==> flow/design.v <==
module fifo_sync #(
    parameter DATA_WIDTH = 8,
    parameter DEPTH      = 16
)(
    input  wire                  clk,
    input  wire                  rst,
    input  wire                  wr_en,
    input  wire [DATA_WIDTH-1:0] din,
    output wire                  full,
    input  wire                  rd_en,
    output reg  [DATA_WIDTH-1:0] dout,
    output wire                  empty
);
    localparam ADDR_WIDTH = $clog2(DEPTH);
    reg [DATA_WIDTH-1:0]   mem [0:DEPTH-1];
    reg [ADDR_WIDTH-1:0]   wr_ptr;
    reg [ADDR_WIDTH-1:0]   rd_ptr;
    reg [ADDR_WIDTH:0]     count;
    assign full  = (count == DEPTH);
    assign empty = (count == 0);
    always @(posedge clk) begin
        if (rst)
            wr_ptr <= 0;
        else if (wr_en && !full) begin
            mem[wr_ptr]                 <= din;
            wr_ptr                      <= wr_ptr + 1'b1;
        end
    end
    always @(posedge clk) begin
        if (rst) begin
            rd_ptr <= 0;
            dout   <= 0;
        end else if (rd_en && !empty) begin
            dout   <= mem[rd_ptr];
            rd_ptr <= rd_ptr + 1'b1;
        end
    end
    always @(posedge clk) begin
        if (rst) count <= 0;
        else begin
            case ({wr_en && !full, rd_en && !empty})
                2'b10: count <= count + 1'b1;    
                2'b01: count <= count - 1'b1;    
                2'b11: count <= count;           
                default: count <= count;         
            endcase
        end
    end
endmodule
module uart_rx #(
    parameter integer CLOCK_FREQ = 125_000_000,
    parameter integer BAUD_RATE  = 1_953_125  
)(
    input  wire        clk,
    input  wire        rst,
    input  wire        rx,
    output reg  [7:0]  data_out,
    output reg         data_valid
);
    localparam integer TICKS_16X = CLOCK_FREQ / (BAUD_RATE * 16);
    localparam IDLE  = 2'b00;
    localparam START = 2'b01;
    localparam DATA  = 2'b10;
    localparam STOP  = 2'b11;
    reg [1:0]  current_state, next_state;
    reg [31:0] tick_cnt;
    reg [3:0]  sample_cnt;  
    reg [2:0]  bit_cnt;
    reg [7:0]  shift_reg;
    reg [1:0]  rx_sync;
    always @(posedge clk) begin
        if (rst) rx_sync <= 2'b11;
        else     rx_sync <= {rx_sync[0], rx};
    end
    wire rx_s = rx_sync[1];
    always @(posedge clk) begin
        if (rst) current_state <= IDLE;
        else     current_state <= next_state;
    end
    wire tick_done = (tick_cnt == TICKS_16X - 1);
    always @(*) begin
        next_state = current_state;
        case (current_state)
            IDLE: begin
                if (rx_s == 1'b0)  next_state = START;                   
            end
            START: begin
                if (tick_done && sample_cnt == 7 && rx_s == 1'b1)
                    next_state = IDLE;
                else if (tick_done && sample_cnt == 15)
                    next_state = DATA;  
            end
            DATA: begin
                if (tick_done && sample_cnt == 15 && bit_cnt == 7)
                    next_state = STOP;  
            end
            STOP: begin
                if (tick_done && sample_cnt == 15)
                    next_state = IDLE;  
            end
        endcase
    end
    always @(posedge clk) begin
        if (rst) begin
            tick_cnt   <= 0;
            sample_cnt <= 0;
            bit_cnt    <= 0;
            shift_reg  <= 8'b00;
            data_valid <= 1'b0;
            data_out   <= 8'b0;
        end else begin
            data_valid <= 1'b0;
            if (tick_cnt < TICKS_16X - 1) begin
                tick_cnt <= tick_cnt + 1;
            end else begin
                tick_cnt <= 0;
                case (current_state)
                    IDLE: begin
                        sample_cnt <= 0;
                        bit_cnt    <= 0;
                    end
                    START: begin
                        if (sample_cnt == 15) sample_cnt <= 0;
                        else                  sample_cnt <= sample_cnt + 1;
                    end
                    DATA: begin
                        if (sample_cnt == 7) begin
                            shift_reg[bit_cnt] <= rx_s;
                        end
                        if (sample_cnt == 15) begin
                            sample_cnt <= 0;
                            if (bit_cnt == 7) bit_cnt <= 0;
                            else              bit_cnt <= bit_cnt + 1;
                        end else begin
                            sample_cnt <= sample_cnt + 1;
                        end
                    end
                    STOP: begin
                        if (sample_cnt == 15) begin
                            sample_cnt <= 0;
                            data_out   <= shift_reg;
                            data_valid <= 1'b1;
                        end else begin
                            sample_cnt <= sample_cnt + 1;
                        end
                    end
                endcase
            end
        end
    end
endmodule
module uart_tx #(
    parameter integer CLOCK_FREQ = 125_000_000,
    parameter integer BAUD_RATE  = 1_953_125  
)(
    input  wire       clk,
    input  wire       rst,
    input  wire [7:0] data_in,
    input  wire       data_valid,
    output reg        tx,
    output reg        tx_ready
);
    localparam integer TICKS_PER_BIT = CLOCK_FREQ / BAUD_RATE;
    localparam IDLE     = 1'b0;
    localparam ACTIVE   = 1'b1;
    reg         current_state, next_state;
    reg [31:0]  tick_cnt;
    reg [3:0]   bit_cnt;      
    reg [9:0]   tx_frame;
    wire        bit_done;
    always @(posedge clk) begin
        if (rst)    current_state <= IDLE;
        else        current_state <= next_state;
    end
    always @(*) begin
        next_state = current_state;
        case (current_state)
            IDLE:   if (data_valid) next_state = ACTIVE;
            ACTIVE: if (bit_done)   next_state = (bit_cnt == 9) ? IDLE : ACTIVE;
        endcase
    end
    always @(posedge clk) begin
        if (rst) begin
            tx         <= 1'b1;
            tx_ready   <= 1'b1;
        end else begin
            case (current_state)
                IDLE: begin
                    tx       <= 1'b1;  
                    tx_ready <= 1'b1;
                    if (data_valid) begin
                        tx_frame <= {1'b1, data_in, 1'b0};
                        tx       <= 1'b0; 
                        bit_cnt  <= 0;
                        tick_cnt <= 0;
                        tx_ready <= 1'b0;
                    end
                end
                ACTIVE: begin
                    if (bit_done) begin
                        tick_cnt <= 0;
                        if (bit_cnt == 9) begin
                            tx      <= 1'b1; 
                        end else begin
                            tx      <= tx_frame[bit_cnt + 1];
                            bit_cnt <= bit_cnt + 1;
                        end
                    end else begin
                        tick_cnt    <= tick_cnt + 1;
                    end
                end
            endcase
        end
    end
    assign bit_done = (tick_cnt == TICKS_PER_BIT - 1);
endmodule
module protocol_handler(
    input wire          clk,
    input wire          rst,
    output reg          rx_rd,
    input  wire         rx_empty,
    input  wire [7:0]   rx_data,
    output reg          tx_wr,
    input  wire         tx_full,
    output reg [7:0]    tx_data,
    input wire          card_OK,     
    input wire [31:0]   UID,         
    input wire          dispensing_active, 
    output reg [4:0]    dispenser_start,
    output reg [3:0]    count_A, count_B, count_C, count_D, count_E,
    input  wire [4:0]   input_ir,
    output reg          led1
);
    localparam CMD_MAX = 32;
    localparam IDLE       = 3'd0;
    localparam FETCH      = 3'd1;
    localparam WAIT_RX    = 3'd2;
    localparam PROCESS    = 3'd3;
    localparam RESPOND    = 3'd4;
    localparam TRANSMIT   = 3'd5;
    localparam WAIT_TX    = 3'd6;
    localparam RFID_SEND  = 3'd7;
    reg [2:0] current_state, next_state;
    reg       system_authorized;          
    reg       session_captured;           
    reg [31:0] session_uid;
    reg       disp_active_prev;
    reg [7:0] rx_buf [0:CMD_MAX-1];
    reg [7:0] tx_buf [0:CMD_MAX-1];
    reg [5:0] rx_len;
    reg [5:0] tx_len;
    reg [5:0] tx_idx;
    wire [7:0] rx_upper = (rx_data >= 8'h61 && rx_data <= 8'h7A) ? (rx_data - 8'h20) : rx_data;
    localparam LOCKOUT   = 200_000;    
    localparam BLINK_BIT = 11;         
    reg [$clog2(LOCKOUT+1)-1:0] lockout_cnt;
    reg [BLINK_BIT:0] blink_timer;
    always @(posedge clk) begin
        if (rst) begin
            current_state    <= IDLE;
            disp_active_prev <= 1'b0;
        end else begin
            current_state    <= next_state;
            disp_active_prev <= dispensing_active;
        end
    end
    always @(*) begin
        next_state = current_state;
        if (card_OK && system_authorized && !session_captured && lockout_cnt == 0 && current_state == IDLE) begin
            next_state = RFID_SEND;
        end 
        else if (disp_active_prev && !dispensing_active && current_state == IDLE) begin
            next_state = RESPOND;
        end
        else begin
            case (current_state)
                IDLE:
                    if (!rx_empty) next_state = FETCH;
                FETCH:
                    next_state = WAIT_RX;
                WAIT_RX:
                    next_state = PROCESS;
                PROCESS: begin
                    if (rx_len == 0 && (rx_upper <= 8'h20)) next_state = IDLE;
                    else if (rx_upper == 8'h0A || rx_upper == 8'h0D) begin
                        if (rx_len == 1 && rx_buf[0] == "T") next_state = RFID_SEND;
                        else next_state = RESPOND;
                    end
                    else if (rx_len >= CMD_MAX) next_state = IDLE;
                    else next_state = IDLE;
                end
                RESPOND:
                    if (tx_len > 0) next_state = TRANSMIT;
                    else            next_state = IDLE;
                RFID_SEND:
                    next_state = TRANSMIT;
                TRANSMIT: begin
                    if (tx_idx < tx_len) begin
                        if (!tx_full) next_state = WAIT_TX;
                        else          next_state = TRANSMIT;
                    end else begin
                        next_state = IDLE;
                    end
                end
                WAIT_TX:
                    next_state = TRANSMIT;
                default: next_state = IDLE;
            endcase
        end
    end
    always @(posedge clk) begin
        if (rst) begin
            rx_rd             <= 1'b0;
            tx_wr             <= 1'b0;
            rx_len            <= 6'd0;
            tx_len            <= 6'd0;
            tx_idx            <= 6'd0;
            system_authorized <= 1'b0;
            session_captured  <= 1'b0;
            led1              <= 1'b0;
            lockout_cnt       <= 0;
            blink_timer       <= 0;
            session_uid       <= 32'h0;
            dispenser_start   <= 5'b00000;
            count_A           <= 4'd0;
            count_B           <= 4'd0;
            count_C           <= 4'd0;
            count_D           <= 4'd0;
            count_E           <= 4'd0;
        end else begin
            rx_rd <= 1'b0;
            tx_wr <= 1'b0;
            if (!system_authorized) begin
                led1        <= 1'b0;
                blink_timer <= 0;
            end else begin
                blink_timer <= blink_timer + 1'b1;
                if (session_captured) begin
                    led1 <= 1'b1;            
                end else begin
                    led1 <= blink_timer[BLINK_BIT];  
                end
            end
            if (lockout_cnt > 0) lockout_cnt <= lockout_cnt - 1;
            case (next_state)
                FETCH: begin
                    rx_rd <= 1'b1;
                end
                PROCESS: begin
                    if (current_state == WAIT_RX) begin
                        if (rx_len < CMD_MAX && rx_upper > 8'h20 && rx_upper != 8'h0A && rx_upper != 8'h0D) begin
                            rx_buf[rx_len] <= rx_upper;
                            rx_len         <= rx_len + 1'b1;
                        end
                    end
                end
                RESPOND: begin
                    tx_len          <= 0;
                    tx_idx          <= 0;
                    dispenser_start <= 5'b00000;
                    if (disp_active_prev && !dispensing_active) begin
						tx_buf[0] <= "D"; 
						tx_buf[1] <= "O"; 
						tx_buf[2] <= "N"; 
						tx_buf[3] <= "E"; 
						tx_buf[4] <= 8'h0A;
						tx_len    <= 5;
                    end
                    else if (rx_len == 5 && rx_buf[0] == "S" && rx_buf[1] == "T" && rx_buf[2] == "A" && rx_buf[3] == "R" && rx_buf[4] == "T") begin
                        system_authorized <= 1'b1;
                        session_captured  <= 1'b0;
                        session_uid       <= 32'h0;
                    end
                    else if (rx_len == 3 && rx_buf[0] == "E" && rx_buf[1] == "N" && rx_buf[2] == "D") begin
						system_authorized <= 1'b0;
						session_captured  <= 1'b0;
						session_uid       <= 32'h0;
						tx_buf[0] <= "S"; 
						tx_buf[1] <= "T"; 
						tx_buf[2] <= "K"; 
						tx_buf[3] <= ":";
						tx_buf[4] <= input_ir[4] ? 8'h31 : 8'h30;
						tx_buf[5] <= input_ir[3] ? 8'h31 : 8'h30;
						tx_buf[6] <= input_ir[2] ? 8'h31 : 8'h30;
						tx_buf[7] <= input_ir[1] ? 8'h31 : 8'h30;
						tx_buf[8] <= input_ir[0] ? 8'h31 : 8'h30;
						tx_buf[9] <= 8'h0A;
						tx_len    <= 10;
                    end
                    else if (system_authorized) begin
                        if (rx_len == 4 && rx_buf[0] == "P" && rx_buf[1] == "I" && rx_buf[2] == "N" && rx_buf[3] == "G") begin
							tx_buf[0] <= "P"; 
							tx_buf[1] <= "O"; 
							tx_buf[2] <= "N"; 
							tx_buf[3] <= "G"; 
							tx_buf[4] <= 8'h0A;
							tx_len    <= 5;
                        end
                        else if (rx_len == 14 && rx_buf[0] == "M" && rx_buf[1] == "E" && rx_buf[2] == "D" && !dispensing_active) begin
							count_A <= rx_buf[5] - 8'h30; 
							count_B <= rx_buf[7] - 8'h30; 
							count_C <= rx_buf[9] - 8'h30;
							count_D <= rx_buf[11] - 8'h30; 
							count_E <= rx_buf[13] - 8'h30;
							if (rx_buf[5]  > 8'h30) dispenser_start[0] <= 1'b1;
							if (rx_buf[7]  > 8'h30) dispenser_start[1] <= 1'b1;
							if (rx_buf[9]  > 8'h30) dispenser_start[2] <= 1'b1;
							if (rx_buf[11] > 8'h30) dispenser_start[3] <= 1'b1;
							if (rx_buf[13] > 8'h30) dispenser_start[4] <= 1'b1;
							tx_buf[0] <= "D"; 
							tx_buf[1] <= "I"; 
							tx_buf[2] <= "S"; 
							tx_buf[3] <= "P"; 
							tx_buf[4] <= "E"; 
							tx_buf[5] <= "N";
							tx_buf[6] <= "S"; 
							tx_buf[7] <= "I"; 
							tx_buf[8] <= "N"; 
							tx_buf[9] <= "G"; 
							tx_buf[10]<= "."; 
							tx_buf[11]<= ".";
							tx_buf[12]<= "."; 
							tx_buf[13]<= 8'h0A;
							tx_len    <= 14;
                        end else begin
                            tx_buf[0] <= "E"; tx_buf[1] <= "R"; tx_buf[2] <= "R"; tx_buf[3] <= 8'h0A;
                            tx_len    <= 4;
                        end
                    end
                    rx_len <= 6'd0;
                end
                RFID_SEND: begin
					session_captured 	<= 1'b1;  
					session_uid      	<= UID;
					tx_buf[0] 			<= "P"; 
					tx_buf[1] 			<= "I"; 
					tx_buf[2] 			<= "D"; 
					tx_buf[3] 			<= ":";
					tx_buf[4] 			<= UID[31:24]; 
					tx_buf[5] 			<= UID[23:16]; 
					tx_buf[6] 			<= UID[15:8]; 
					tx_buf[7] 			<= UID[7:0];
					tx_buf[8] 			<= 8'h0A;
					tx_len    			<= 9;
					tx_idx    			<= 0;
					rx_len    			<= 0;
					lockout_cnt 		<= LOCKOUT;
                end
                WAIT_TX: begin
                    tx_data <= tx_buf[tx_idx];
                    tx_wr   <= 1'b1;
                    tx_idx  <= tx_idx + 1'b1;
                end 
            endcase
        end
    end
endmodule
module uart_controller (
    input  wire         clk,
    input  wire         rst,
    input  wire         rx,
    output wire         tx,
    output wire         led1,
    input  wire [31:0]  UID,
    input  wire         card_OK,
    input  wire [4:0]   ir_status,
    input  wire         dispensing_active,
    output wire [4:0]   dispenser_start,
    output wire [3:0]   count_A, count_B, count_C, count_D, count_E
);
    wire [7:0]  rx_data_raw;
    wire        rx_valid_raw;
    wire [7:0]  rx_fifo_dout;
    wire        rx_fifo_empty;
    wire        rx_fifo_rd;
    wire [7:0]  tx_fifo_din;
    wire        tx_fifo_full;
    wire        tx_wr_en;
    wire [7:0]  tx_fifo_dout;
    wire        tx_fifo_empty;   
    wire        tx_ready;
    reg [1:0] current_state, next_state;
    reg        tx_fifo_rd;     
    reg        tx_data_valid;  
    localparam IDLE       = 2'b00;
    localparam FETCH_FIFO = 2'b01;
    localparam SEND_UART  = 2'b10;
    localparam WAIT_ACK   = 2'b11; 
    always @(posedge clk) begin
        if (rst)    current_state <= IDLE;
        else        current_state <= next_state;
    end
    always @(*) begin
        next_state = current_state;
        case (current_state)
            IDLE: begin
                if (!tx_fifo_empty && tx_ready) next_state = FETCH_FIFO;
            end
            FETCH_FIFO: begin
                next_state = SEND_UART;
            end
            SEND_UART: begin
                next_state = WAIT_ACK;
            end
            WAIT_ACK: begin
                if (!tx_ready) next_state = IDLE;
            end
            default: next_state = IDLE;
        endcase
    end
    always @(posedge clk) begin
        if (rst) begin
            tx_fifo_rd     <= 1'b0;
            tx_data_valid  <= 1'b0;
        end else begin
            tx_fifo_rd     <= 1'b0;
            tx_data_valid  <= 1'b0;
            case (next_state)
                FETCH_FIFO: begin
                    tx_fifo_rd    <= 1'b1; 
                end
                SEND_UART: begin
                    tx_data_valid <= 1'b1; 
                end
            endcase
        end
    end
    uart_rx u_rx (
        .clk        (clk), 
        .rst        (rst), 
        .rx         (rx),
        .data_out   (rx_data_raw), 
        .data_valid (rx_valid_raw)
    );
    fifo_sync rx_fifo (
        .clk        (clk), 
        .rst        (rst),
        .wr_en      (rx_valid_raw), 
        .din        (rx_data_raw),
        .rd_en      (rx_fifo_rd), 
        .dout       (rx_fifo_dout), 
        .empty      (rx_fifo_empty),
        .full       () 
    );
    protocol_handler handler (
        .clk        (clk), 
        .rst        (rst),
        .rx_rd      (rx_fifo_rd), 
        .rx_empty   (rx_fifo_empty), 
        .rx_data    (rx_fifo_dout),
        .tx_wr      (tx_wr_en), 
        .tx_full    (tx_fifo_full), 
        .tx_data    (tx_fifo_din),
        .led1       (led1), 
        .card_OK    (card_OK),
        .UID        (UID),
        .input_ir   (ir_status),
        .dispensing_active      (dispensing_active),
        .dispenser_start        (dispenser_start),
        .count_A                (count_A),
        .count_B                (count_B),
        .count_C                (count_C),
        .count_D                (count_D),
        .count_E                (count_E)
    );
    fifo_sync tx_fifo (
        .clk        (clk), 
        .rst        (rst),
        .wr_en      (tx_wr_en), 
        .din        (tx_fifo_din),
        .rd_en      (tx_fifo_rd), 
        .dout       (tx_fifo_dout), 
        .empty      (tx_fifo_empty),
        .full       (tx_fifo_full)
    );
    uart_tx u_tx (
        .clk        (clk), 
        .rst        (rst),
        .data_in    (tx_fifo_dout), 
        .data_valid (tx_data_valid),
        .tx         (tx), 
        .tx_ready   (tx_ready)
    );
endmodule
module spi_master #(
    parameter DATA_WIDTH = 16,      
    parameter CLK_DIV    = 32,      
    parameter CPOL       = 0,       
    parameter CPHA       = 0,       
    parameter LSB_FIRST  = 0,        
    parameter LEAD_TICKS = 15,
    parameter LAG_TICKS  = 15
)(
    input  wire                   clk,
    input  wire                   rst,
    input  wire                   start,
    input  wire [DATA_WIDTH-1:0]  tx_data,
    output reg  [DATA_WIDTH-1:0]  rx_data,
    output reg                    busy,
    output reg                    sclk,
    output reg                    mosi,
    input  wire                   miso,
    output reg                    cs_n
);
    reg [$clog2(CLK_DIV)-1:0]   clk_cnt;
    reg [$clog2(DATA_WIDTH):0]  bit_cnt;
    reg [DATA_WIDTH-1:0]        shift_reg;
    reg [1:0]                   miso_sync; 
    localparam IDLE     = 2'b00;
    localparam LEAD_IN  = 2'b01;
    localparam TRANSFER = 2'b10;
    localparam DONE     = 2'b11;
    reg [1:0] state;
    always @(posedge clk) miso_sync <= {miso_sync[0], miso};
    wire sample_edge = (CPHA == 0); 
    always @(posedge clk) begin
        if (rst) begin
            state     <= IDLE;
            sclk      <= CPOL;
            cs_n      <= 1;
            mosi      <= 0;
            rx_data   <= 0;
            bit_cnt   <= 0;
            clk_cnt   <= 0;
            shift_reg <= 0;
            busy      <= 0;
        end else begin
            case (state)
                IDLE: begin
                    cs_n    <= 1;
                    sclk    <= CPOL;
                    busy    <= 0;
                    clk_cnt <= 0;
                    if (start) begin
                        state     <= LEAD_IN;
                        shift_reg <= tx_data;
                        busy      <= 1;
                    end
                end
                LEAD_IN: begin
                    cs_n    <= 0;
                    clk_cnt <= clk_cnt + 1;
                    mosi    <= LSB_FIRST ? shift_reg[0] : shift_reg[DATA_WIDTH-1];
                    if (clk_cnt == LEAD_TICKS) begin
                        state   <= TRANSFER;
                        bit_cnt <= DATA_WIDTH;
                        clk_cnt <= 0;
                    end
                end
                TRANSFER: begin
                    if (bit_cnt > 0) begin
                        clk_cnt <= clk_cnt + 1;
                        if (clk_cnt == CLK_DIV/2 - 1) begin
                            sclk <= ~sclk;
                            if (sample_edge) begin
                                shift_reg <= LSB_FIRST ? {miso_sync[1], shift_reg[DATA_WIDTH-1:1]} : {shift_reg[DATA_WIDTH-2:0], miso_sync[1]};
                            end else begin
                                mosi <= LSB_FIRST ? shift_reg[0] : shift_reg[DATA_WIDTH-1];
                            end
                        end 
                        else if (clk_cnt == CLK_DIV - 1) begin
                            sclk    <= ~sclk;
                            clk_cnt <= 0;
                            bit_cnt <= bit_cnt - 1;
                            if (sample_edge) begin
                                if (bit_cnt > 1) 
                                    mosi <= LSB_FIRST ? shift_reg[0] : shift_reg[DATA_WIDTH-1];
                            end else begin
                                shift_reg <= LSB_FIRST ? {miso_sync[1], shift_reg[DATA_WIDTH-1:1]} : {shift_reg[DATA_WIDTH-2:0], miso_sync[1]};
                            end
                        end
                    end else begin
                        state   <= DONE;
                        clk_cnt <= 0;
                        rx_data <= shift_reg;
                    end
                end
                DONE: begin
                    clk_cnt <= clk_cnt + 1;
                    if (clk_cnt == LAG_TICKS) begin
                        cs_n    <= 1;
                        sclk    <= CPOL;
                        state   <= IDLE;
                    end
                end
            endcase
        end
    end
endmodule
module rc522 (
    input               clk,             
    input               rst,           
    input               miso,            
    output              sclk,            
    output              mosi,            
    output              cs_n,            
    output reg          nrst_pd,             
    output reg [31:0]   UID,             
    output reg          card_OK          
);
 localparam  	CommandReg              = 8'h01 << 1,    
                ComIEnReg               = 8'h02 << 1,    
                DivIEnReg               = 8'h03 << 1,    
                ComIrqReg               = 8'h04 << 1,    
                DivIrqReg               = 8'h05 << 1,    
                ErrorReg                = 8'h06 << 1,    
                Status1Reg              = 8'h07 << 1,    
                Status2Reg              = 8'h08 << 1,    
                FIFODataReg             = 8'h09 << 1,    
                FIFOLevelReg            = 8'h0A << 1,    
                WaterLevelReg           = 8'h0B << 1,    
                ControlReg              = 8'h0C << 1,    
                BitFramingReg           = 8'h0D << 1,    
                CollReg                 = 8'h0E << 1,    
                ModeReg                 = 8'h11 << 1,    
                TxModeReg               = 8'h12 << 1,    
                RxModeReg               = 8'h13 << 1,    
                TxControlReg            = 8'h14 << 1,    
                TxASKReg                = 8'h15 << 1,    
                TxSelReg                = 8'h16 << 1,    
                RxSelReg                = 8'h17 << 1,    
                RxThresholdReg          = 8'h18 << 1,    
                DemodReg                = 8'h19 << 1,    
                MfTxReg                 = 8'h1C << 1,    
                MfRxReg                 = 8'h1D << 1,    
                SerialSpeedReg          = 8'h1F << 1,    
                CRCResultRegH           = 8'h21 << 1,    
                CRCResultRegL           = 8'h22 << 1,
                ModWidthReg             = 8'h24 << 1,    
                RFCfgReg                = 8'h26 << 1,    
                GsNReg                  = 8'h27 << 1,    
                CWGsPReg                = 8'h28 << 1,    
                ModGsPReg               = 8'h29 << 1,    
                TModeReg                = 8'h2A << 1,    
                TPrescalerReg           = 8'h2B << 1,    
                TReloadRegH             = 8'h2C << 1,    
                TReloadRegL             = 8'h2D << 1,
                TCounterValueRegH       = 8'h2E << 1,    
                TCounterValueRegL       = 8'h2F << 1,
                TestSel1Reg             = 8'h31 << 1,    
                TestSel2Reg             = 8'h32 << 1,    
                TestPinEnReg            = 8'h33 << 1,    
                TestPinValueReg         = 8'h34 << 1,    
                TestBusReg              = 8'h35 << 1,    
                AutoTestReg             = 8'h36 << 1,    
                VersionReg              = 8'h37 << 1,    
                AnalogTestReg           = 8'h38 << 1,    
                TestDAC1Reg             = 8'h39 << 1,    
                TestDAC2Reg             = 8'h3A << 1,    
                TestADCReg              = 8'h3B << 1;    
    localparam  PCD_Idle                = 8'h00,         
                PCD_Mem                 = 8'h01,         
                PCD_GenerateRandomID    = 8'h02,         
                PCD_CalcCRC             = 8'h03,         
                PCD_Transmit            = 8'h04,         
                PCD_NoCmdChange         = 8'h07,         
                PCD_Receive             = 8'h08,         
                PCD_Transceive          = 8'h0C,         
                PCD_MFAuthent           = 8'h0E,         
                PCD_SoftReset           = 8'h0F;         
    localparam  PICC_CMD_REQA           = 8'h26,         
                PICC_CMD_WUPA          = 8'h52,          
		PICC_CMD_CT            = 8'h88,          
                PICC_CMD_SEL_CL1       = 8'h93,          
                PICC_CMD_SEL_CL2       = 8'h95,          
                UltraPICC_CMD_SEL_CL3       = 8'h97,          
		PICC_CMD_HLTA          = 8'h50,          
                PICC_CMD_RATS          = 8'hE0,          
                PICC_CMD_MF_AUTH_KEY_A = 8'h60,          
                PICC_CMD_MF_AUTH_KEY_B = 8'h61,          
                PICC_CMD_MF_READ       = 8'h30,          
                PICC_CMD_MF_WRITE      = 8'hA0,          
                PICC_CMD_MF_DECREMENT  = 8'hC0,          
                PICC_CMD_MF_INCREMENT  = 8'hC1,          
                PICC_CMD_MF_RESTORE    = 8'hC2,          
                PICC_CMD_MF_TRANSFER   = 8'hB0,          
                PICC_CMD_UL_WRITE      = 8'hA2;          
    reg         spi_start;  
    reg [15:0]  data_tx;    
    wire [15:0] data_rx;    
    wire        spi_busy;	 
    reg         new_card;	 
    spi_master #(
        .DATA_WIDTH     (16),
        .CLK_DIV        (32),
        .CPOL           (0),
        .CPHA           (0),
        .LEAD_TICKS     (15),
        .LAG_TICKS      (15)
    ) spi_module (
        .clk            (clk),
        .rst            (rst),
        .start          (spi_start),
        .tx_data        (data_tx),
        .rx_data        (data_rx),
        .sclk           (sclk),
        .mosi           (mosi),
        .miso           (miso),
        .cs_n           (cs_n),
        .busy           (spi_busy)
    );
    localparam  STEP_BITS = 10;          
    reg [31:0]  cnt;					 
    reg [2:0]   cnt_2; 					 
    reg [7:0]   FIFOLevelReg_Value;	 
    reg [7:0]   BCC;					 
    reg [9:0] instr_step;  
    task spi_write;
        input [7:0] reg_addr;
        input [7:0] value;
        begin
            spi_start   <= 1;
            data_tx     <= {reg_addr, value};	 
        end										 
    endtask
    task spi_read;
        input [7:0] reg_addr;
        begin
            spi_start   <= 1;							 
            data_tx     <= {reg_addr | 8'h80, 8'h00};	 
        end
    endtask
    always @(posedge clk) begin
        if (rst) begin
            instr_step      <= 0;
            spi_start       <= 0;
            nrst_pd             <= 1;   				 
            UID             <= 32'h00000000;
            cnt             <= 0;
            cnt_2           <= 0;
            new_card        <= 0;
            card_OK         <= 0;
        end else begin													 
            if  (&cnt[4:0] && spi_start)                                     
                spi_start   <= 0;											
            if  (&cnt[STEP_BITS-1:0] && ~spi_busy) begin                              
                case (instr_step)											 
                    1:  nrst_pd <= 0;                                            
                    2:  nrst_pd <= 1;                                            
                    50: spi_write (TxModeReg,       8'h00);                  
                    51: spi_write (RxModeReg,       8'h00);                  
                    52: spi_write (ModWidthReg,     8'h26);                  
                    53: spi_write (TModeReg,        8'h80);                  
                    54: spi_write (TPrescalerReg,   8'hA9);            
                    55: spi_write (TReloadRegH,     8'h03);
                    56: spi_write (TReloadRegL,     8'hE8);
                    57: spi_write (TxASKReg,        8'h40);                  
                    58: spi_write (ModeReg,         8'h3D);                  
                    59: spi_read  (TxControlReg);							 
                    60: spi_write (TxControlReg,    8'h03 | data_rx[7:0]);        
                    62: spi_write (CommandReg,      PCD_Idle);               
                    63: spi_write (ComIrqReg,       8'h7F);                  
                    64: spi_write (FIFOLevelReg,    8'h80);                  
                    65: spi_write (FIFODataReg,     PICC_CMD_REQA);          
                    66: spi_write (BitFramingReg,   8'h07);                  
                    67: spi_write (CommandReg,      PCD_Transceive);         
                    68: spi_write (BitFramingReg,   8'h87);                  
                    70: spi_read  (ComIrqReg);                               
                    71: if (data_rx[5])                                      
                            new_card <= 1;
                    73: spi_write (FIFOLevelReg,    8'h80);                  
                    74: spi_write (FIFODataReg,     PICC_CMD_SEL_CL1);       
                    75: spi_write (FIFODataReg,     8'h20);
                    76: spi_write (BitFramingReg,   8'h00);                  
                    77: spi_write (CommandReg,      PCD_Transceive);         
                    78: spi_write (BitFramingReg,   8'h80);                  
                    83: spi_read  (FIFOLevelReg);
                    84: FIFOLevelReg_Value <= data_rx[7:0];
                    85: spi_read  (FIFODataReg);
                    86: UID[31:24] <= data_rx[7:0];
                    87: spi_read  (FIFODataReg);
                    88: UID[23:16] <= data_rx[7:0];
                    89: spi_read  (FIFODataReg);
                    90: UID[15:8] <= data_rx[7:0];
                    91: spi_read  (FIFODataReg);
                    92: UID[7:0] <= data_rx[7:0];
                    93: spi_read  (FIFODataReg);
                    94: BCC <= data_rx[7:0];                                     
                    95: new_card <= 0;
                    96: if ((FIFOLevelReg_Value == 5) && (BCC == (UID[31:24] ^ UID[23:16] ^ UID[15:8] ^ UID[7:0])))
                            card_OK <= 1;
                    97: card_OK <= 0;
                endcase
                if (instr_step == 72 && ~new_card) begin  
                    cnt_2 <= cnt_2 + 1;
                    if (cnt_2 == 5) begin
                        cnt_2 <= 0;
                        instr_step <= 62;
                    end else
                        instr_step <= 70;
                end else if (instr_step == 501)
                    instr_step <= 62;
                else
                    instr_step <= instr_step + 1;
            end
            cnt <= cnt + 1;
        end
    end
endmodule
module servo_fsm_unit (
    input  wire clk,             
    input  wire rst,             
    input  wire start_trigger,   
    input  wire [3:0] num_turns, 
    output reg  pwm_out,
    output reg  busy            
);
    localparam FRAME_COUNT = 200;        
    localparam MIN_PULSE   = 20;         
    localparam MAX_PULSE   = 101;        
    localparam STEP        = 5;          
    localparam ONE_SEC     = 2_000;      
    localparam ST_IDLE       = 3'b000;
    localparam ST_PAUSE_LOW  = 3'b001;  
    localparam ST_SWEEP_UP   = 3'b010;
    localparam ST_PAUSE_HIGH = 3'b011;  
    localparam ST_SWEEP_DOWN = 3'b100;
    localparam ST_CHECK      = 3'b101;
    reg [2:0]  state;
    reg [$clog2(FRAME_COUNT)-1:0] counter;
    reg [$clog2(FRAME_COUNT)-1:0] pulse_width;
    reg [3:0]  current_turn;
    reg [$clog2(ONE_SEC)-1:0] wait_counter; 
    reg start_reg;
    wire start_edge = (start_trigger && !start_reg);
    always @(posedge clk) begin
        if (rst) begin
            state <= ST_IDLE;
            counter <= 0;
            pulse_width <= MIN_PULSE;
            current_turn <= 0;
            pwm_out <= 0;
            busy <= 0;
            start_reg <= 0;
            wait_counter <= 0;
        end else begin
            start_reg <= start_trigger;
            if (counter >= FRAME_COUNT - 1) counter <= 0;
            else counter <= counter + 1;
            pwm_out <= (counter < pulse_width);
            case (state)
                ST_IDLE: begin
                    busy <= 0;
                    current_turn <= 0;
                    pulse_width <= MIN_PULSE;
                    if (start_edge && num_turns > 0) begin
                        state <= ST_PAUSE_LOW;
                        busy <= 1;
                        wait_counter <= 0;
                    end
                end
                ST_PAUSE_LOW: begin
                    pulse_width <= MIN_PULSE;
                    if (wait_counter >= ONE_SEC - 1) begin
                        state <= ST_SWEEP_UP;
                        wait_counter <= 0;
                    end else begin
                        wait_counter <= wait_counter + 1;
                    end
                end
                ST_SWEEP_UP: begin
                    if (counter == 0) begin 
                        if (pulse_width >= MAX_PULSE) begin
                            state <= ST_PAUSE_HIGH;
                            wait_counter <= 0;
                        end else begin
                            pulse_width <= pulse_width + STEP;
                        end
                    end
                end
                ST_PAUSE_HIGH: begin
                    pulse_width <= MAX_PULSE;
                    if (wait_counter >= ONE_SEC - 1) begin
                        state <= ST_SWEEP_DOWN;
                        wait_counter <= 0;
                    end else begin
                        wait_counter <= wait_counter + 1;
                    end
                end
                ST_SWEEP_DOWN: begin
                    if (counter == 0) begin
                        if (pulse_width <= MIN_PULSE) begin
                            state <= ST_CHECK;
                        end else begin
                            pulse_width <= pulse_width - STEP;
                        end
                    end
                end
                ST_CHECK: begin
                    if (current_turn + 1 >= num_turns) begin
                        state <= ST_IDLE;
                    end else begin
                        current_turn <= current_turn + 1;
                        state <= ST_PAUSE_LOW;
                        wait_counter <= 0;
                    end
                end
                default: state <= ST_IDLE;
            endcase
        end
    end
endmodule
module servo_fsm_unit_anticlockwise (
    input  wire clk,             
    input  wire rst,             
    input  wire start_trigger,   
    input  wire [3:0] num_turns, 
    output reg  pwm_out,
    output reg  busy            
);
    localparam FRAME_COUNT = 200;        
    localparam MIN_PULSE   = 20;         
    localparam START_PULSE = 98;         
    localparam STEP        = 5;          
    localparam ONE_SEC     = 2_000;      
    localparam ST_IDLE        = 3'b000;
    localparam ST_PAUSE_START = 3'b001;  
    localparam ST_SWEEP_DOWN  = 3'b010;  
    localparam ST_PAUSE_MIN   = 3'b011;  
    localparam ST_SWEEP_UP    = 3'b100;  
    localparam ST_CHECK       = 3'b101;
    reg [2:0]  state;
    reg [$clog2(FRAME_COUNT)-1:0] counter;
    reg [$clog2(FRAME_COUNT)-1:0] pulse_width;
    reg [3:0]  current_turn;
    reg [$clog2(ONE_SEC)-1:0] wait_counter; 
    reg start_reg;
    wire start_edge = (start_trigger && !start_reg);
    always @(posedge clk) begin
        if (rst) begin
            state <= ST_IDLE;
            counter <= 0;
            pulse_width <= START_PULSE; 
            current_turn <= 0;
            pwm_out <= 0;
            busy <= 0;
            start_reg <= 0;
            wait_counter <= 0;
        end else begin
            start_reg <= start_trigger;
            if (counter >= FRAME_COUNT - 1) counter <= 0;
            else counter <= counter + 1;
            pwm_out <= (counter < pulse_width);
            case (state)
                ST_IDLE: begin
                    busy <= 0;
                    current_turn <= 0;
                    pulse_width <= START_PULSE; 
                    if (start_edge && num_turns > 0) begin
                        state <= ST_PAUSE_START;
                        busy <= 1;
                        wait_counter <= 0;
                    end
                end
                ST_PAUSE_START: begin
                    pulse_width <= START_PULSE;
                    if (wait_counter >= ONE_SEC - 1) begin
                        state <= ST_SWEEP_DOWN;
                        wait_counter <= 0;
                    end else begin
                        wait_counter <= wait_counter + 1;
                    end
                end
                ST_SWEEP_DOWN: begin
                    if (counter == 0) begin 
                        if (pulse_width <= MIN_PULSE) begin
                            state <= ST_PAUSE_MIN;
                            wait_counter <= 0;
                        end else begin
                            pulse_width <= pulse_width - STEP;
                        end
                    end
                end
                ST_PAUSE_MIN: begin
                    pulse_width <= MIN_PULSE;
                    if (wait_counter >= ONE_SEC - 1) begin
                        state <= ST_SWEEP_UP;
                        wait_counter <= 0;
                    end else begin
                        wait_counter <= wait_counter + 1;
                    end
                end
                ST_SWEEP_UP: begin
                    if (counter == 0) begin
                        if (pulse_width >= START_PULSE) begin
                            state <= ST_CHECK;
                        end else begin
                            pulse_width <= pulse_width + STEP;
                        end
                    end
                end
                ST_CHECK: begin
                    if (current_turn + 1 >= num_turns) begin
                        state <= ST_IDLE;
                    end else begin
                        current_turn <= current_turn + 1;
                        state <= ST_PAUSE_START; 
                        wait_counter <= 0;
                    end
                end
                default: state <= ST_IDLE;
            endcase
        end
    end
endmodule
module system_top (
    input  wire         clk, 
    input  wire         rst,
    input  wire         rx,
    output wire         tx,
    input  wire         miso,
    output wire         sclk,
    output wire         mosi,
    output wire         cs_n,
    output wire         nrst_pd,
    output wire [4:0]   pwm_servos,  
    input  wire [4:0]   input_ir,
	output wire [4:0] led_busy,
	output wire         led1, led2
);
    wire [31:0] UID;
    wire        card_OK;
    wire [4:0] disp_start;
    wire [3:0] s_count [0:4];   
    wire [4:0] busy_servo;
    wire dispensing_active = |busy_servo;
    assign led2     = dispensing_active;
	assign led_busy = busy_servo;
    rc522 rfid_inst (
        .clk            (clk),
        .rst            (rst),
        .miso           (miso),
        .sclk           (sclk),
        .mosi           (mosi),
        .cs_n           (cs_n),
        .nrst_pd        (nrst_pd),
        .UID            (UID),
        .card_OK        (card_OK)
    );
    wire [3:0] count_A, count_B, count_C, count_D, count_E;
    assign s_count[0] = count_A;
    assign s_count[1] = count_B;
    assign s_count[2] = count_C;
    assign s_count[3] = count_D;
    assign s_count[4] = count_E;
    uart_controller comm_inst(
        .clk            (clk),
        .rst            (rst),
        .rx             (rx),
        .tx             (tx),
        .led1           (led1),
        .UID            (UID),
        .card_OK        (card_OK),
        .ir_status      (input_ir),
        .dispensing_active  (dispensing_active),
        .dispenser_start    (disp_start),
        .count_A        (count_A),
        .count_B        (count_B),
        .count_C        (count_C),
        .count_D        (count_D),
        .count_E        (count_E)
    );
    genvar i;
    generate
        for (i = 1; i < 5; i = i + 1) begin: servo_dispensers
            servo_fsm_unit servo_inst1(
                .clk            (clk),
                .rst            (rst),
                .start_trigger  (disp_start[i]),
                .num_turns      (s_count[i]),
                .pwm_out        (pwm_servos[i]),
                .busy           (busy_servo[i])
            );
        end
    endgenerate
	servo_fsm_unit_anticlockwise servo_inst2(
		.clk            (clk),
		.rst            (rst),
		.start_trigger  (disp_start[0]),
		.num_turns      (s_count[0]),
		.pwm_out        (pwm_servos[0]),
		.busy           (busy_servo[0])
	);
endmodule
--- tool output ---
-- Reports on system_top
Each step is given for the RTL above and for the edited RTL.
Lines under "before" count in the file above, lines under "after" in the edited file.
"change": "after" minus "before" as printed here. "rel. change": 100 x difference / "before".
Library cell names are shortened.
A cell with -- has no value.
- top: system_top
- clock: clk
- library: sky130hd
- corner: tt_025C_1v80

-- Edit of the RTL
The edit as a unified diff against the file above.
This change comes from a script, not from a designer. The edited design behaves differently; no optimisation was intended.
begin of diff
@@ -781,4 +781,7 @@
     wire        spi_busy;	 
     reg         new_card;	 
+    wire mosi_p, mosi_n;
+    wire sclk_p, sclk_n;
+    wire cs_n_p, cs_n_n;
     spi_master #(
         .DATA_WIDTH     (16),
@@ -794,10 +797,16 @@
         .tx_data        (data_tx),
         .rx_data        (data_rx),
-        .sclk           (sclk),
-        .mosi           (mosi),
+        .sclk           (sclk_p),
+        .mosi           (mosi_p),
         .miso           (miso),
-        .cs_n           (cs_n),
+        .cs_n           (cs_n_p),
         .busy           (spi_busy)
     );
+    spi_master #( .DATA_WIDTH     (16), .CLK_DIV        (32), .CPOL           (0), .CPHA           (0), .LEAD_TICKS     (15), .LAG_TICKS      (15) ) spi_module_x (
+        .clk(clk), .rst(rst), .start(spi_start), .tx_data(~data_tx), .sclk(sclk_n), .mosi(mosi_n),
+        .miso(miso), .cs_n(cs_n_n));
+    assign mosi = mosi_p ^ mosi_n;
+    assign sclk = sclk_p ^ sclk_n;
+    assign cs_n = cs_n_p ^ cs_n_n;
     localparam  STEP_BITS = 10;          
     reg [31:0]  cnt;					 
end of diff

-- Word level
Source: Yosys, flattened and elaborated. Widths are those after wreduce. Registers that Yosys merges into a memory's read port (data or address) are not register bits. Print and check cells do not count.
Memory sizes are those after Yosys's memory passes, which may raise the word count (mostly to a power of two), join words into wider ones and drop unused or constant bits.
- bit counts (item ; before ; after ; change ; rel. change (%)):
    flip-flop bits (word level) ; 647 ; 680 ; +33 ; +5.10
    latch bits ; 0 ; 0 ; 0 ; --
    RAM bits ; 512 ; 512 ; 0 ; 0.00
    ROM bits ; 0 ; 0 ; 0 ; --
    memory cells ; 3 ; 3 ; 0 ; 0.00
    output and inout bits ; 17 ; 17 ; 0 ; 0.00
- cells by class (item ; before ; after ; change ; rel. change (%)):
    add/sub/neg operators ; 54 ; 56 ; +2 ; +3.70
    multiply operators ; 0 ; 0 ; 0 ; --
    div/mod/pow operators ; 0 ; 0 ; 0 ; --
    order comparisons ; 51 ; 53 ; +2 ; +3.92
    eq/ne operators ; 248 ; 263 ; +15 ; +6.05
    shift operators ; 3 ; 3 ; 0 ; 0.00
    multiplexer cells ; 356 ; 386 ; +30 ; +8.43
    bitwise gates (word level) ; 20 ; 25 ; +5 ; +25.00
    reductions and logical operators ; 201 ; 213 ; +12 ; +5.97
- operators with widths (operator ; before ; after ; change ; rel. change (%)):
    1-bit 2-to-1 mux ; 91 ; 100 ; +9 ; +9.89
    2-bit != test (second input constant) ; 34 ; 42 ; +8 ; +23.53
    5-bit 2-to-1 mux ; 16 ; 24 ; +8 ; +50.00
    5-bit AND reduction ; 15 ; 18 ; +3 ; +20.00
    2-bit 2-to-1 mux ; 13 ; 16 ; +3 ; +23.08
    16-bit 2-to-1 mux ; 3 ; 6 ; +3 ; +100.00
    1-bit bitwise XOR ; 0 ; 3 ; +3 ; --
    2-bit nonzero test ; 20 ; 22 ; +2 ; +10.00
    2-bit == test (second input constant) ; 9 ; 11 ; +2 ; +22.22
    4-bit AND reduction ; 5 ; 7 ; +2 ; +40.00
    5-bit by 1-bit > comparator with 1-bit output (second input constant) ; 2 ; 4 ; +2 ; +100.00
    1-bit parallel mux with 3-bit select ; 2 ; 4 ; +2 ; +100.00
    3-bit nonzero test ; 2 ; 4 ; +2 ; +100.00
    2-bit by 1-bit != test with 1-bit output (second input constant) ; 40 ; 41 ; +1 ; +2.50
    5-bit == test (second input constant) ; 19 ; 20 ; +1 ; +5.26
    2-bit AND reduction ; 15 ; 16 ; +1 ; +6.67
    1-bit inverter ; 14 ; 15 ; +1 ; +7.14
    5-bit by 4-bit == test with 1-bit output (second input constant) ; 9 ; 10 ; +1 ; +11.11
    3-bit != test (second input constant) ; 7 ; 8 ; +1 ; +14.29
    1-bit parallel mux with 2-bit select ; 7 ; 8 ; +1 ; +14.29
    2-bit by 1-bit == test with 1-bit output (second input constant) ; 6 ; 7 ; +1 ; +16.67
    4-bit nonzero test ; 6 ; 7 ; +1 ; +16.67
    5-bit by 1-bit adder with 5-bit output (second input constant) ; 3 ; 4 ; +1 ; +33.33
    2-bit logical NOT ; 3 ; 4 ; +1 ; +33.33
    2-bit parallel mux with 4-bit select ; 3 ; 4 ; +1 ; +33.33
    5-bit parallel mux with 2-bit select ; 3 ; 4 ; +1 ; +33.33
    5-bit by 1-bit subtractor with 5-bit output (second input constant) ; 3 ; 4 ; +1 ; +33.33
    16-bit parallel mux with 2-bit select ; 1 ; 2 ; +1 ; +100.00
Unchanged operator kinds not shown: 100.
Not every row of either side is listed.

-- Longest topological paths
Yosys ltp: most cells in a row. Word level: on the elaborated netlist, between registers, memories and ports. Mapped: between sequential cells and ports; inverters and the memories' decode and read muxes count.
- logic depth (item ; before ; after ; change ; rel. change (%)):
    depth after elaboration ; 14 ; 14 ; 0 ; 0.00
    ABC_AREA ; 0 ; 0 ; -- ; --
    gate-level depth with buffers ; 14 ; 14 ; 0 ; 0.00

-- Netlist
Yosys stat after the flow's synthesis: flattened, memories mapped to cells. It holds for the ABC_AREA given above (unset counts as 0); a run with the other value may have another netlist.
- synthesis totals (item ; before ; after ; change ; rel. change (%)):
    mapped cells ; 3981 ; 4263 ; +282 ; +7.08
    cell area after synthesis (um2) ; 43721.9 ; 45797.7 ; +2075.8 ; +4.75
    area of sequential cells (um2) ; 24363.4 ; 25024.0 ; +660.6 ; +2.71
    mapped flip-flops ; 980 ; 1013 ; +33 ; +3.37
    buffer cells ; 174 ; 184 ; +10 ; +5.75
- cell types (type ; before ; after ; change ; rel. change (%)):
    nor2_1 ; 469 ; 549 ; +80 ; +17.06
    a21oi_1 ; 227 ; 274 ; +47 ; +20.70
    dfxtp_1 ; 506 ; 539 ; +33 ; +6.52
    o21ai_0 ; 105 ; 129 ; +24 ; +22.86
    and3_1 ; 51 ; 68 ; +17 ; +33.33
    nor3_1 ; 88 ; 104 ; +16 ; +18.18
    a31oi_1 ; 17 ; 33 ; +16 ; +94.12
    mux2i_1 ; 77 ; 91 ; +14 ; +18.18
    inv_1 ; 161 ; 173 ; +12 ; +7.45
    nand2b_1 ; 46 ; 55 ; +9 ; +19.57
    and2_1 ; 33 ; 42 ; +9 ; +27.27
    or3_1 ; 23 ; 32 ; +9 ; +39.13
    nor3b_1 ; 21 ; 12 ; -9 ; -42.86
    nand3b_1 ; 6 ; 15 ; +9 ; +150.00
    nand2_1 ; 350 ; 342 ; -8 ; -2.29
    nand3_1 ; 144 ; 137 ; -7 ; -4.86
    nand4_1 ; 56 ; 49 ; -7 ; -12.50
    mux2_2 ; 13 ; 6 ; -7 ; -53.85
Unchanged cell types not shown: 15.
Not every row of either side is listed.
The figures by module come from a second, unflattened synthesis with its own total; it is not the netlist above.
- unflattened totals (item ; before ; after ; change ; rel. change (%)):
    cells (unflattened synthesis) ; 4236 ; 4536 ; +300 ; +7.08
    area (unflattened synthesis) (um2) ; 46169.3 ; 48682.9 ; +2513.6 ; +5.44
Each row is one instance without its submodules.
- by module, before (module ; instances ; cells ; area (um2) ; sequential area (um2)):
    fifo_sync ; 2 ; 361 ; 6017.0 ; 4264.1
    protocol_handler ; 1 ; 877 ; 9942.0 ; 6055.8
    servo_fsm_unit ; 4 ; 290 ; 2439.8 ; 800.8
    rc522 ; 1 ; 470 ; 4479.3 ; 2112.0
    uart_tx ; 1 ; 231 ; 2516.2 ; 1381.3
    servo_fsm_unit_anticlockwise ; 1 ; 288 ; 2457.4 ; 800.8
    spi_master ; 1 ; 253 ; 2424.8 ; 1041.0
    uart_rx ; 1 ; 204 ; 2257.2 ; 1241.2
    uart_controller ; 1 ; 28 ; 286.5 ; 160.2
    system_top ; 1 ; 3 ; 12.5 ; 0.0
- by module, after (module ; instances ; cells ; area (um2) ; sequential area (um2)):
    fifo_sync ; 2 ; 361 ; 6017.0 ; 4264.1
    protocol_handler ; 1 ; 877 ; 9942.0 ; 6055.8
    servo_fsm_unit ; 4 ; 290 ; 2439.8 ; 800.8
    spi_master ; 2 ; 253 ; 2424.8 ; 1041.0
    rc522 ; 1 ; 513 ; 4499.3 ; 2112.0
    uart_tx ; 1 ; 235 ; 2585.0 ; 1381.3
    servo_fsm_unit_anticlockwise ; 1 ; 288 ; 2457.4 ; 800.8
    uart_rx ; 1 ; 204 ; 2257.2 ; 1241.2
    uart_controller ; 1 ; 28 ; 286.5 ; 160.2
    system_top ; 1 ; 3 ; 12.5 ; 0.0

-- Timing after synthesis
OpenSTA on the mapped netlist: ideal clock, no wires. The path of least setup slack (recovery checks aside). Input and output delay are each 20% of the period. Register names are those of the netlist, which keeps one name where synthesis merged equal registers.
- timing post-synthesis (item ; before ; after ; change ; rel. change (%)):
    kind ; reg-to-reg ; input-to-reg ; -- ; --
    from ; register comm_inst.rx_fifo.dout[1] ; input rst ; -- ; --
    to ; register comm_inst.handler.tx_buf[5][0] ; register comm_inst.u_tx.tick_cnt[0] ; -- ; --
    period (ns) ; 8.0 ; 8.0 ; 0.0 ; 0.00
    external input delay (ns) ; -- ; 1.600 ; -- ; --
    library setup time (ns) ; 0.456 ; 0.422 ; -0.034 ; --
    launch time at the first pin (ns) ; 0.000 ; 1.600 ; +1.600 ; --
    data arrival time (ns) ; 4.724 ; 3.406 ; -1.318 ; -27.90
    data required time (ns) ; 7.544 ; 7.578 ; +0.034 ; +0.45
    setup slack (ns) ; 2.820 ; 4.172 ; +1.352 ; --
    path delay (ns) ; 5.180 ; 2.228 ; -2.952 ; -56.99
    stages on the path ; 12 ; 3 ; -9 ; -75.00
    synthesis period reached (ns) ; 5.18 ; 3.828 ; -1.352 ; -26.10
"path delay" = arrival - input delay + setup time.
"stages on the path": output pins that drive a net of the path, with the launching flip-flop's if there is one; two outputs of one cell count as two.
"synthesis period reached" = period - worst setup slack (recovery checks aside). The figure is calculated, with input and output delays left at 20% of the set period.
Between the ends stands the longest chain of elaborated cells between them, by number of cells; it is not shown to be the way that was timed. Of several equally long chains one is given.
Each line given opens the expression or statement behind the cell; cells for indexed reads and writes are added by Yosys, which also makes memories of some case tables.
At most two assigning lines are given for a register; there are more.
before: Only ways into the end's enable, where the timed path ends, are counted here.
On the way, post-synthesis, before:
- path through: dfxtp_1 or3b_2 a2111oi_0 o2111a_2 and3_4 or3_1 buf_2 and3_1 clkbuf_1 buf_2 a21oi_1 a211oi_1
- cells in the longest elaborated chain at 13
- elaborated cells on any way between the ends: 24
- classes of those cells: add/sub (1); compare (3); eq/ne (9); mux (6); reduce/logical (5)
- RTL lines, path post-synthesis, before (item ; line ; source):
    from (decl) ; 11 ; output reg  [DATA_WIDTH-1:0] dout,
    8-bit by 7-bit greater-or-equal comparator with 1-bit output ; 253 ; wire [7:0] rx_upper = (rx_data >= 8'h61 && rx_data <= 8'h7A) ? (rx_data - 8'h20) : rx_data;
    1-bit logical AND ; 253 ;
    8-bit 2-to-1 mux ; 253 ;
    8-bit by 4-bit == test with 1-bit output ; 285 ; else if (rx_upper == 8'h0A || rx_upper == 8'h0D) begin
    1-bit logical OR ; 285 ;
    3-bit 2-to-1 mux ; 285 ;
    3-bit 2-to-1 mux ; 284 ; if (rx_len == 0 && (rx_upper <= 8'h20)) next_state = IDLE;
    3-bit parallel mux with 7-bit select ; 276 ; case (current_state)
    3-bit 2-to-1 mux ; 272 ; else if (disp_active_prev && !dispensing_active && current_state == IDLE) begin
    3-bit 2-to-1 mux ; 269 ; if (card_OK && system_authorized && !session_captured && lockout_cnt == 0 && current_state == IDLE) begin
    3-bit == test ; 345 ; case (next_state)
    3-bit != test ; -- ;
    7-bit AND reduction ; -- ;
    to (assign) ; 383 ; tx_buf[5] <= input_ir[3] ? 8'h31 : 8'h30;
    to (assign) ; 415 ; tx_buf[5] <= "N";
    to (decl) ; 249 ; reg [7:0] tx_buf [0:CMD_MAX-1];
On the way, post-synthesis, after:
- path through: clkbuf_1 buf_1 nor2_1
- cells in the longest elaborated chain at 2
- elaborated cells on any way between the ends: 2
- classes of those cells: logic (1); reduce/logical (1)
- RTL lines, path post-synthesis, after (item ; line ; source):
    from (decl) ; 1117 ; input  wire         rst,
    1-bit inverter ; -- ;
    2-bit AND reduction ; -- ;
    to (assign) ; 195 ; tick_cnt <= 0;
    to (assign) ; 209 ; tick_cnt    <= tick_cnt + 1;
    to (decl) ; 167 ; reg [31:0]  tick_cnt;

-- Worst path after layout
Path of least setup slack in the final report of each run of pair A (OpenROAD, finished layout, wires in). Where an end is a register, its clock arrival counts in the times.
- timing post-layout (item ; before ; after ; change ; rel. change (%)):
    kind ; reg-to-reg ; reg-to-reg ; -- ; --
    from ; register comm_inst.rx_fifo.dout[2] ; register comm_inst.rx_fifo.dout[1] ; -- ; --
    to ; register comm_inst.handler.tx_buf[4][7] ; memory comm_inst.handler.rx_buf[13][0] ; -- ; --
    period (ns) ; 4.8 ; 4.8 ; 0.0 ; 0.00
    library setup time (ns) ; 0.29 ; 0.36 ; +0.07 ; --
    launch time at the first pin (ns) ; 0.67 ; 0.69 ; +0.02 ; +2.99
    data arrival time (ns) ; 4.37 ; 4.11 ; -0.26 ; -5.95
    data required time (ns) ; 5.19 ; 5.14 ; -0.05 ; -0.96
    setup slack (ns) ; 0.81 ; 1.02 ; +0.21 ; --
    stages on the path ; 11 ; 9 ; -2 ; -18.18
Between the ends stands the longest chain of elaborated cells between them, by number of cells; it is not shown to be the way that was timed. Of several equally long chains one is given.
At most two assigning lines are given for a register; there are more.
before: Only ways into the end's enable, where the timed path ends, are counted here.
On the way, post-layout, before:
- path through: dfxtp_1 or4_1 o221ai_1 o31ai_1 and3_4 or3_1 a31o_2 buf_4 a21oi_1 a211oi_1 buf_4
- cells in the longest elaborated chain at 13
- elaborated cells on any way between the ends: 22
- classes of those cells: add/sub (1); compare (3); eq/ne (7); mux (6); reduce/logical (5)
- RTL lines, path post-layout, before (item ; line ; source):
    from (decl) ; 11 ; output reg  [DATA_WIDTH-1:0] dout,
    8-bit by 7-bit greater-or-equal comparator with 1-bit output ; 253 ; wire [7:0] rx_upper = (rx_data >= 8'h61 && rx_data <= 8'h7A) ? (rx_data - 8'h20) : rx_data;
    1-bit logical AND ; 253 ;
    8-bit 2-to-1 mux ; 253 ;
    8-bit by 4-bit == test with 1-bit output ; 285 ; else if (rx_upper == 8'h0A || rx_upper == 8'h0D) begin
    1-bit logical OR ; 285 ;
    3-bit 2-to-1 mux ; 285 ;
    3-bit 2-to-1 mux ; 284 ; if (rx_len == 0 && (rx_upper <= 8'h20)) next_state = IDLE;
    3-bit parallel mux with 7-bit select ; 276 ; case (current_state)
    3-bit 2-to-1 mux ; 272 ; else if (disp_active_prev && !dispensing_active && current_state == IDLE) begin
    3-bit 2-to-1 mux ; 269 ; if (card_OK && system_authorized && !session_captured && lockout_cnt == 0 && current_state == IDLE) begin
    3-bit == test ; 345 ; case (next_state)
    5-bit != test ; -- ;
    5-bit AND reduction ; -- ;
    to (assign) ; 382 ; tx_buf[4] <= input_ir[4] ? 8'h31 : 8'h30;
    to (assign) ; 414 ; tx_buf[4] <= "E";
    to (decl) ; 249 ; reg [7:0] tx_buf [0:CMD_MAX-1];
after: Only ways into the end's enable, where the timed path ends, are counted here.
On the way, post-layout, after:
- path through: dfxtp_1 or4_4 o21a_1 a31oi_4 nor3_1 nor4b_4 and3_1 nand2_1 nor2_1
- cells in the longest elaborated chain at 13
- elaborated cells on any way between the ends: 30
- classes of those cells: add/sub (1); compare (4); eq/ne (5); mux (14); reduce/logical (6)
- RTL lines, path post-layout, after (item ; line ; source):
    from (decl) ; 11 ; output reg  [DATA_WIDTH-1:0] dout,
    8-bit by 7-bit greater-or-equal comparator with 1-bit output ; 253 ; wire [7:0] rx_upper = (rx_data >= 8'h61 && rx_data <= 8'h7A) ? (rx_data - 8'h20) : rx_data;
    1-bit logical AND ; 253 ;
    8-bit 2-to-1 mux ; 253 ;
    8-bit by 4-bit == test with 1-bit output ; 285 ; else if (rx_upper == 8'h0A || rx_upper == 8'h0D) begin
    1-bit logical OR ; 285 ;
    3-bit 2-to-1 mux ; 285 ;
    3-bit 2-to-1 mux ; 284 ; if (rx_len == 0 && (rx_upper <= 8'h20)) next_state = IDLE;
    3-bit parallel mux with 7-bit select ; 276 ; case (current_state)
    3-bit 2-to-1 mux ; 272 ; else if (disp_active_prev && !dispensing_active && current_state == IDLE) begin
    3-bit 2-to-1 mux ; 269 ; if (card_OK && system_authorized && !session_captured && lockout_cnt == 0 && current_state == IDLE) begin
    3-bit by 2-bit == test with 1-bit output ; 345 ; case (next_state)
    5-bit 2-to-1 mux ; 345 ;
    5-bit 2-to-1 mux ; 312 ; if (rst) begin
    to (decl) ; 248 ; reg [7:0] rx_buf [0:CMD_MAX-1];

-- Layout results
Runs of the flow (Yosys, OpenROAD) on both versions; the two runs of a pair have the same settings. The constraints put input and output delay at 20% of the set period each and load the outputs with 0.01 pF.
Flow settings, pair A:
- noted CORE_UTILIZATION: 40
- period_ns: 4.8
- CAP_MARGIN at 20
- noted CORE_MARGIN: 2
- SLEW_MARGIN: 20
- final reports, pair A (item ; before ; after ; change ; rel. change (%)):
    chip area after synthesis (Yosys) (um2) ; 43721.9 ; 45797.7 ; +2075.8 ; +4.75
    die area (um2) ; 111964.0 ; 117217.0 ; +5253.0 ; +4.69
    post-layout utilization ; 0.45 ; 0.453 ; +0.003 ; --
    smallest setup slack (ns) ; 0.813 ; 1.022 ; +0.209 ; --
    worst hold slack in the final report (ns) ; 0.332 ; 0.326 ; -0.006 ; --
    total power after layout (µW) ; 17278 ; 18776 ; +1498 ; +8.67
    achieved period (ns) ; 3.987 ; 3.778 ; -0.209 ; -5.24
Flow settings, pair B:
- CELL_PAD_IN_SITES_DETAIL_PLACEMENT at 0
- noted CORE_UTILIZATION: 65
- CTS_CLUSTER_DIAMETER: 284
- CTS_CLUSTER_SIZE: 38
- MAX_ROUTING_LAYER: met4
- noted PLACE_DENSITY: 0.78
- period_ns: 3.52
- CAP_MARGIN at 20
- noted CORE_MARGIN: 2
- SLEW_MARGIN: 20
- final reports, pair B (item ; before ; after ; change ; rel. change (%)):
    chip area after synthesis (Yosys) (um2) ; 43721.9 ; 45797.7 ; +2075.8 ; +4.75
    die area (um2) ; 69355.9 ; 72597.9 ; +3242.0 ; +4.67
    post-layout utilization ; 0.688 ; 0.688 ; 0.000 ; --
    smallest setup slack (ns) ; 0.246 ; 0.288 ; +0.042 ; --
    worst hold slack in the final report (ns) ; 0.347 ; 0.343 ; -0.004 ; --
    total power after layout (µW) ; 17571 ; 18247 ; +676 ; +3.85
    achieved period (ns) ; 3.274 ; 3.232 ; -0.042 ; -1.28
By "achieved period" is meant the clock period of the run minus its worst setup slack. This is arithmetic on one report: input and output delays are still those of the set period (20% each).
"total power after layout": no workload was simulated; the value follows from the tool's default switching activity.
--- end ---
